==> flow/design.v <==
module alu(
    output[16 - 1:0] data_out,
	 output 							  valid_out,
	 output 							  cmd_out,
	 input [16 - 1:0] data_in,
	 input 							  valid_in,
	 input 							  cmd_in,
	 output 									 amm_read,
	 output[8 - 1:0] amm_address,
	 input [8 - 1:0] amm_readdata,
	 input 									 amm_waitrequest,
	 input[1:0] 							 amm_response,
	 input clk,
	 input rst_n
    );
	reg[2:0] state;
	reg[5:0] nof_operands; 				 
	reg[3:0] opcode; 						 
	reg[7:0] operand[0:63];				 
	reg error;								 
	reg[11:0] result;						 
	reg[5:0] last_index;					 
	reg[5:0] current_index;				 
	reg[5:0] nof;							 
	reg      first_indirect;			 
	reg[7:0] shiftop1, shiftop2;
	wire[1:0] mod = data_in[9:8];		 
	wire[7:0] operand_dir = data_in[7:0];
	wire[7:0] cur_address = operand[current_index];
	wire      bad_address = (cur_address > 'h0F && cur_address < 'h30) || (cur_address > 'h7F && cur_address < 'hA0);
	wire      payload_beat = valid_in && !cmd_in;
	always @(posedge clk) begin
		if(!rst_n) begin
			state <= 3'd0;
		end
		else begin
		case(state)
			3'd0: begin
						if(cmd_in == 1 && valid_in == 1) begin
							opcode <= data_in[11:8];
							nof_operands <= data_in[5:0];
							nof <= data_in[5:0];
							last_index <= 0;
							current_index <= 0;
							first_indirect <= 0;
							shiftop1 <= 0;
							shiftop2 <= 0;
							error <= 0;
							result <= (data_in[11:8] == 1) ? 12'hFFF : 12'h000;
							state <= 3'd1;
							if(data_in[5:0] == 0) begin
								error <= 1;
								state <= 3'd2;
							end
							if(data_in[5:0] != 1 && (data_in[11:8] == 4 || data_in[11:8] == 5 || data_in[11:8] == 6 || data_in[11:8] == 7)) begin
								error <= 1;
								state <= 3'd2;
							end
							if(data_in[5:0] != 2 && (data_in[11:8] == 8 || data_in[11:8] == 9))
								error <= 1;
						end
			end
			3'd1: begin
						if(payload_beat) begin
							if(mod == 2'b00) begin
								case(opcode)
									0: result <= result + operand_dir;
									1: result <= result & operand_dir;
									2:  result <= result | operand_dir;
									3: result <= result ^ operand_dir;
									4: result <= ~{4'b0, operand_dir};
									5: result <= operand_dir + 12'd1;
									6: result <= operand_dir - 12'd1;
									7: result <= ~{4'b0, operand_dir} + 12'd1;
									8, 9: begin
										if(nof == nof_operands) shiftop1 <= operand_dir;
										else shiftop2 <= operand_dir;
									end
									default: ;
								endcase
							end
							if(mod == 2'b01) begin
								operand[last_index] <= operand_dir;
								last_index <= last_index + 1;
								if(nof == nof_operands) first_indirect <= 1;
							end
							nof <= nof - 1;
							if(nof == 1) begin
								if(error || (last_index == 0 && mod != 2'b01))
									state <= 3'd2;
								else
									state <= 3'd4;
							end
						end
			end
			3'd4: begin
				if(bad_address) begin
					error <= 1;
					state <= 3'd2;
				end
				else if(amm_waitrequest == 0) begin
					if(amm_response != 2'b00) begin
						error <= 1;
						state <= 3'd2;
					end
					else begin
						current_index <= current_index + 1;
						case(opcode)
							0: result <= result + amm_readdata;
							1: result <= result & amm_readdata;
							2:  result <= result | amm_readdata;
							3: result <= result ^ amm_readdata;
							4: result <= ~{4'b0, amm_readdata};
							5: result <= amm_readdata + 12'd1;
							6: result <= amm_readdata - 12'd1;
							7: result <= ~{4'b0, amm_readdata} + 12'd1;
							8, 9: begin
								if(first_indirect && current_index == 0) shiftop1 <= amm_readdata;
								else shiftop2 <= amm_readdata;
							end
							default: ;
						endcase
						if(current_index + 1 == last_index)
							state <= 3'd2;
					end
				end
			end
			3'd2: state <= 3'd3;
			default: state <= 3'd0;
		endcase
		end
	end
	reg[16 - 1:0]  		reg_data_out;
	reg 							  		reg_valid_out;
	reg 							  		reg_cmd_out;
	reg[11:0]                     final_result;
	always @(*) begin
		final_result = result;
		if(opcode == 4 || opcode == 7)
			final_result = {4'b0, result[7:0]};
		if(opcode == 8)
			final_result = {4'b0, shiftop1} >> shiftop2;
		if(opcode == 9)
			final_result = {4'b0, shiftop1 << shiftop2};
		if(error == 1)
			final_result = 12'hBAD;
		reg_data_out = 0;
		reg_valid_out = 0;
		reg_cmd_out = 0;
		if(state == 3'd2) begin
			reg_data_out[4] = error;
			reg_data_out[3:0] = opcode;
			reg_valid_out = 1;
			reg_cmd_out = 1;
		end
		if(state == 3'd3) begin
			reg_data_out[11:0] = final_result;
			reg_valid_out = 1;
		end
	end
	assign data_out = reg_data_out;
	assign valid_out = reg_valid_out;
	assign cmd_out = reg_cmd_out;
	assign amm_address = cur_address;
	assign amm_read = (state == 3'd4) && !bad_address;
endmodule
# Reports on alu
# Tool output for the design above, in the order of the flow.
# Line numbers count from 1 in the design file above.
# Library cell names are shortened.
# A cell with - has no value.
dict set report setup {
  top_module {alu}
  clock {clk}
  library {sky130hd}
  corner {tt_025C_1v80}
}

# After elaboration
# Counts by Yosys on the flattened word-level netlist (proc, flatten, opt, wreduce; memories kept). Print and check cells are left out. Cells with the same type and inputs are merged into one.
# Yosys's memory passes give these memory sizes; they may raise the number of words (mostly to a power of two), join words into wider ones and drop unused or constant bits.
dict set report bits {
  ram_bits 512
  output_inout_bits 27
  elab_cells 210
  clocked_rd_ports_x_width 8
  mem_count 1
  reg_bits 61
  in_bits 31
}
dict set report classes {
  mux 88
  eq_ne 46
  shift 2
  compare 4
  n_reduce_logical 39
  logic 8
  add_sub_neg 11
}
# name words word_bits read_ports write_ports line
set mem_list {}
lappend mem_list {operand 64 8 1 1 19} ;# reg[7:0] operand[0:63];
# op count
set op_table {}
lappend op_table {{12-bit case mux with 8-bit select} 2}
lappend op_table {{8-bit two-way mux} 23}
lappend op_table {{12-bit two-way mux} 12}
lappend op_table {{6-bit two-way mux} 13}
lappend op_table {{8-bit case mux with 3-bit select} 2}
lappend op_table {{12-bit case mux with 3-bit select} 1}
lappend op_table {{6-bit case mux with 2-bit select} 3}
lappend op_table {{4-bit by 3-bit == test with 1-bit output (second input constant)} 8}
lappend op_table {{2-bit != test (second input constant)} 14}
lappend op_table {{12-bit by 1-bit adder with 12-bit output (second input constant)} 2}
lappend op_table {{12-bit by 8-bit adder with 12-bit output} 2}
lappend op_table {{12-bit by 8-bit bitwise AND with 12-bit output} 2}
lappend op_table {{12-bit by 8-bit OR with 12-bit output} 2}
lappend op_table {{12-bit by 8-bit XOR with 12-bit output} 2}
lappend op_table {{12-bit AND reduction} 2}
lappend op_table {{8-bit inverter with 12-bit output} 2}
lappend op_table {{3-bit two-way mux} 8}
lappend op_table {{6-bit zero test} 3}
lappend op_table {{8-bit by 1-bit adder with 9-bit output (second input constant)} 2}
lappend op_table {{8-bit by 1-bit subtractor with 9-bit output (second input constant)} 2}
lappend op_table {{9-bit != test (second input constant)} 2}
lappend op_table {{1-bit two-way mux} 18}
lappend op_table {{4-bit == test (second input constant)} 4}
lappend op_table {{5-bit AND reduction} 3}
lappend op_table {{6-bit AND reduction} 2}
lappend op_table {{8-bit by 8-bit right shift with 12-bit output} 1}
lappend op_table {{3-bit case mux with 4-bit select} 1}
lappend op_table {{10-bit AND reduction} 1}
# Not listed: further kinds 36, cells in them 59.

# Depth
# Longest topological path by Yosys (ltp), each cell counted once; first at word level (registers and memories cut), then after technology mapping (sequential cells cut; the memories' decode and read muxes count).
dict set report depth {
  ltp_word 9
  ABC_AREA 0
  mapped_depth 14
}

# Mapped cells and area
# The flow's flattened synthesis, as Yosys stat reports it; memories are mapped. The netlist is that of the ABC_AREA named above (0 if unset); the other value can give another one.
# cell_type count type_area_um2
set by_type {}
lappend by_type {edfxtp_1 570 1.71E+04}
lappend by_type {mux4_2 150 3378.24}
lappend by_type {ha_1 44 550.528}
lappend by_type {nor2_1 135 506.736}
lappend by_type {o21ai_0 84 420.403}
lappend by_type {nand2_1 103 386.621}
lappend by_type {a21oi_1 69 345.331}
lappend by_type {xnor2_1 39 341.578}
lappend by_type {clkbuf_1 63 236.477}
lappend by_type {mux2i_1 23 230.221}
lappend by_type {dfxtp_1 11 220.211}
lappend by_type {nand3_1 38 190.182}
lappend by_type {inv_1 50 187.68}
lappend by_type {nor3_1 29 145.139}
lappend by_type {buf_6 11 123.869}
lappend by_type {xor2_1 14 122.618}
lappend by_type {nor2b_1 17 106.352}
lappend by_type {a222oi_1 10 100.096}
# Other cell types: 52; their cells: 270.
dict set report mapped {
  buffers 107
  yosys_area_mm2 0.0266606
  ffs 581
  cell_count 1730
}

# Timing after synthesis
# Path of least setup slack by OpenSTA after synthesis, without wires, with an ideal clock, recovery checks aside; 20% of the period is set as input and as output delay. Where synthesis merged equal registers, the netlist keeps one of their names.
dict set report synth_path {
  kind {reg2out}
  start {register (no name shown)}
  end {output port amm_address[0]}
  path_stages 9
  setup_slack_ns 5.035
  out_delay_ns 2.000
  tclk_ns 10.0
  delay_ns 2.965
  arrival_time_ns 2.965
  synth_period_reached_ns 4.965
}
# "delay_ns" = arrival - input delay + setup time.
# At an output port there is no setup time.
# "path_stages" counts driving pins, that of a launching flip-flop among them; a cell with two outputs on the path counts twice.
# "synth_period_reached_ns" = period - worst setup slack (recovery checks aside). The figure is calculated, with input and output delays left at 20% of the set period.
dict set report synth_via {
  path_cell_list {dfxtp_1 -> buf_2 -> buf_2 -> buf_2 -> clkbuf_1 -> buf_1 -> mux4_2 -> mux4_2 -> mux4_2}
}
# element line
set synth_lines {}
lappend synth_lines {{to (decl)} 9} ;# output[8 - 1:0] amm_address,
# No chain of elaborated cells between the ends is given.

# Path in the finished layout
# From the final timing report of entry A: the path of least setup slack in the routed layout; clock arrival at registers is part of the times.
dict set report layout_path {
  kind {reg2out}
  start {register (no name shown)}
  end {output port amm_read}
  path_stages 11
  arrival_time_ns 4.72
  tclk_ns 8.14
  out_delay_ns 1.63
  setup_slack_ns 1.79
}
dict set report layout_via {
  path_cell_list {dfxtp_4 -> buf_12 -> mux4_2 -> mux2i_1 -> nand3b_1 -> a311oi_1 -> a211o_1 -> a21oi_1 -> buf_4 -> nor2_1 -> clkdlybuf4s50_1}
}
# element line
set layout_lines {}
lappend layout_lines {{to (decl)} 8} ;# output amm_read,
# No chain of elaborated cells between the ends is given.

Hand-over note for alu

Top module alu; platform sky130hd; tools Yosys and OpenROAD; 4 stored runs in no particular order. Input and output delays are each 20% of the period that was set; the output load is 0.01 pF.
"timing.achieved_period_ns": clock period set for the run, less the worst setup slack. It is reckoned from that one timing run; input and output delays stay at 20% of the period that was set.
"total_power_uw" rests on the timing tool's default activity at the inputs, not on a simulated workload.

[flow] entry A: files
==> flow/run.sh <==
#!/bin/bash
# the make line also repeats the synthesis and layout settings of config.mk as NAME=value (left out here)
make -C /OpenROAD-flow-scripts/flow DESIGN_CONFIG=/design/flow/config.mk WORK_HOME=/design/flow/orfs CLKGATE_MAP_FILE= finish
==> flow/config.mk <==
export PLATFORM = sky130hd
export DESIGN_NAME = alu
export DESIGN_NICKNAME = alu
export VERILOG_FILES = /design/flow/design.v
export SDC_FILE = /design/flow/constraint.sdc
export NUM_CORES = 4
export LEC_CHECK = 0
export CAP_MARGIN = 20
export CELL_PAD_IN_SITES_DETAIL_PLACEMENT = 0
export CELL_PAD_IN_SITES_GLOBAL_PLACEMENT = 0
export CORE_MARGIN = 8
export CORE_UTILIZATION = 29
export CTS_CLUSTER_DIAMETER = 38
export HOLD_SLACK_MARGIN = -0.06
export PLACE_DENSITY_LB_ADDON = 0.18
export SLEW_MARGIN = 20
export TNS_END_PERCENT = 15
==> flow/constraint.sdc <==
create_clock -name core_clock -period 8.14 [get_ports {clk}]
set_input_delay 1.6280 -clock core_clock [delete_from_list [all_inputs] [get_ports {clk}]]
set_output_delay 1.6280 -clock core_clock [all_outputs]
set_load 0.01 [all_outputs]

[flow] entry A: metrics
[metrics] timing.achieved_period_ns = 6.348
[metrics] finish.utilization_pct = 34.8
[metrics] dieArea_mm2 = 0.101892
[metrics] setup_ws_ns = 1.792
[metrics] synthArea_mm2 = 0.0266606
[metrics] setup_tns_ns = 0.000
[metrics] total_power_uw = 8133

[flow] entry B: files
==> flow/run.sh <==
#!/bin/bash
# the make line also repeats the synthesis and layout settings of config.mk as NAME=value (left out here)
make -C /OpenROAD-flow-scripts/flow DESIGN_CONFIG=/design/flow/config.mk WORK_HOME=/design/flow/orfs CLKGATE_MAP_FILE= finish
==> flow/config.mk <==
export PLATFORM = sky130hd
export DESIGN_NAME = alu
export DESIGN_NICKNAME = alu
export VERILOG_FILES = /design/flow/design.v
export SDC_FILE = /design/flow/constraint.sdc
export NUM_CORES = 4
export LEC_CHECK = 0
export ABC_AREA = 1
export CAP_MARGIN = 30
export CELL_PAD_IN_SITES_DETAIL_PLACEMENT = 1
export CORE_ASPECT_RATIO = 1.64
export CORE_MARGIN = 2
export CORE_UTILIZATION = 18
export CTS_CLUSTER_SIZE = 88
export PLACE_DENSITY_LB_ADDON = 0.01
export SLEW_MARGIN = 20
export TNS_END_PERCENT = 55
==> flow/constraint.sdc <==
create_clock -name core_clock -period 5.95 [get_ports {clk}]
set_input_delay 1.1900 -clock core_clock [delete_from_list [all_inputs] [get_ports {clk}]]
set_output_delay 1.1900 -clock core_clock [all_outputs]
set_load 0.01 [all_outputs]

[flow] entry B: metrics
[metrics] timing.achieved_period_ns = 5.478
[metrics] finish.utilization_pct = 21.7
[metrics] dieArea_mm2 = 0.154134
[metrics] setup_ws_ns = 0.472
[metrics] synthArea_mm2 = 0.0271648
[metrics] setup_tns_ns = 0.000
[metrics] total_power_uw = 9805

[flow] entry C: files
==> flow/run.sh <==
#!/bin/bash
# the make line also repeats the synthesis and layout settings of config.mk as NAME=value (left out here)
make -C /OpenROAD-flow-scripts/flow DESIGN_CONFIG=/design/flow/config.mk WORK_HOME=/design/flow/orfs CLKGATE_MAP_FILE= finish
==> flow/config.mk <==
export PLATFORM = sky130hd
export DESIGN_NAME = alu
export DESIGN_NICKNAME = alu
export VERILOG_FILES = /design/flow/design.v
export SDC_FILE = /design/flow/constraint.sdc
export NUM_CORES = 4
export LEC_CHECK = 0
export CAP_MARGIN = 10
export CELL_PAD_IN_SITES_GLOBAL_PLACEMENT = 3
export CORE_ASPECT_RATIO = 0.61
export CORE_MARGIN = 2
export CORE_UTILIZATION = 41
export CTS_CLUSTER_DIAMETER = 374
export CTS_CLUSTER_SIZE = 37
export GPL_ROUTABILITY_DRIVEN = 0
export HOLD_SLACK_MARGIN = 0.09
export MAX_ROUTING_LAYER = met5
export PLACE_DENSITY_LB_ADDON = 0.18
export SETUP_SLACK_MARGIN = 0.42
export SLEW_MARGIN = 30
export TNS_END_PERCENT = 5
==> flow/constraint.sdc <==
create_clock -name core_clock -period 4.57 [get_ports {clk}]
set_input_delay 0.9140 -clock core_clock [delete_from_list [all_inputs] [get_ports {clk}]]
set_output_delay 0.9140 -clock core_clock [all_outputs]
set_load 0.01 [all_outputs]

[flow] entry C: metrics
[metrics] timing.achieved_period_ns = 4.301
[metrics] finish.utilization_pct = 47.2
[metrics] dieArea_mm2 = 0.067145
[metrics] setup_ws_ns = 0.269
[metrics] synthArea_mm2 = 0.0266606
[metrics] setup_tns_ns = 0.000
[metrics] total_power_uw = 9482

[flow] entry D: files
==> flow/run.sh <==
#!/bin/bash
# the make line also repeats the synthesis and layout settings of config.mk as NAME=value (left out here)
make -C /OpenROAD-flow-scripts/flow DESIGN_CONFIG=/design/flow/config.mk WORK_HOME=/design/flow/orfs CLKGATE_MAP_FILE= finish
==> flow/config.mk <==
export PLATFORM = sky130hd
export DESIGN_NAME = alu
export DESIGN_NICKNAME = alu
export VERILOG_FILES = /design/flow/design.v
export SDC_FILE = /design/flow/constraint.sdc
export NUM_CORES = 4
export LEC_CHECK = 0
export CAP_MARGIN = 20
export CORE_MARGIN = 2
export CORE_UTILIZATION = 40
export PLACE_DENSITY = 0.6
export SETUP_SLACK_MARGIN = 1.07
export SLEW_MARGIN = 20
==> flow/constraint.sdc <==
create_clock -name core_clock -period 7.02 [get_ports {clk}]
set_input_delay 1.4040 -clock core_clock [delete_from_list [all_inputs] [get_ports {clk}]]
set_output_delay 1.4040 -clock core_clock [all_outputs]
set_load 0.01 [all_outputs]

[flow] entry D: metrics
[metrics] timing.achieved_period_ns = 5.743
[metrics] finish.utilization_pct = 45.6
[metrics] dieArea_mm2 = 0.0687331
[metrics] setup_ws_ns = 1.277
[metrics] synthArea_mm2 = 0.0266606
[metrics] setup_tns_ns = 0.000
[metrics] total_power_uw = 7583

End of note.
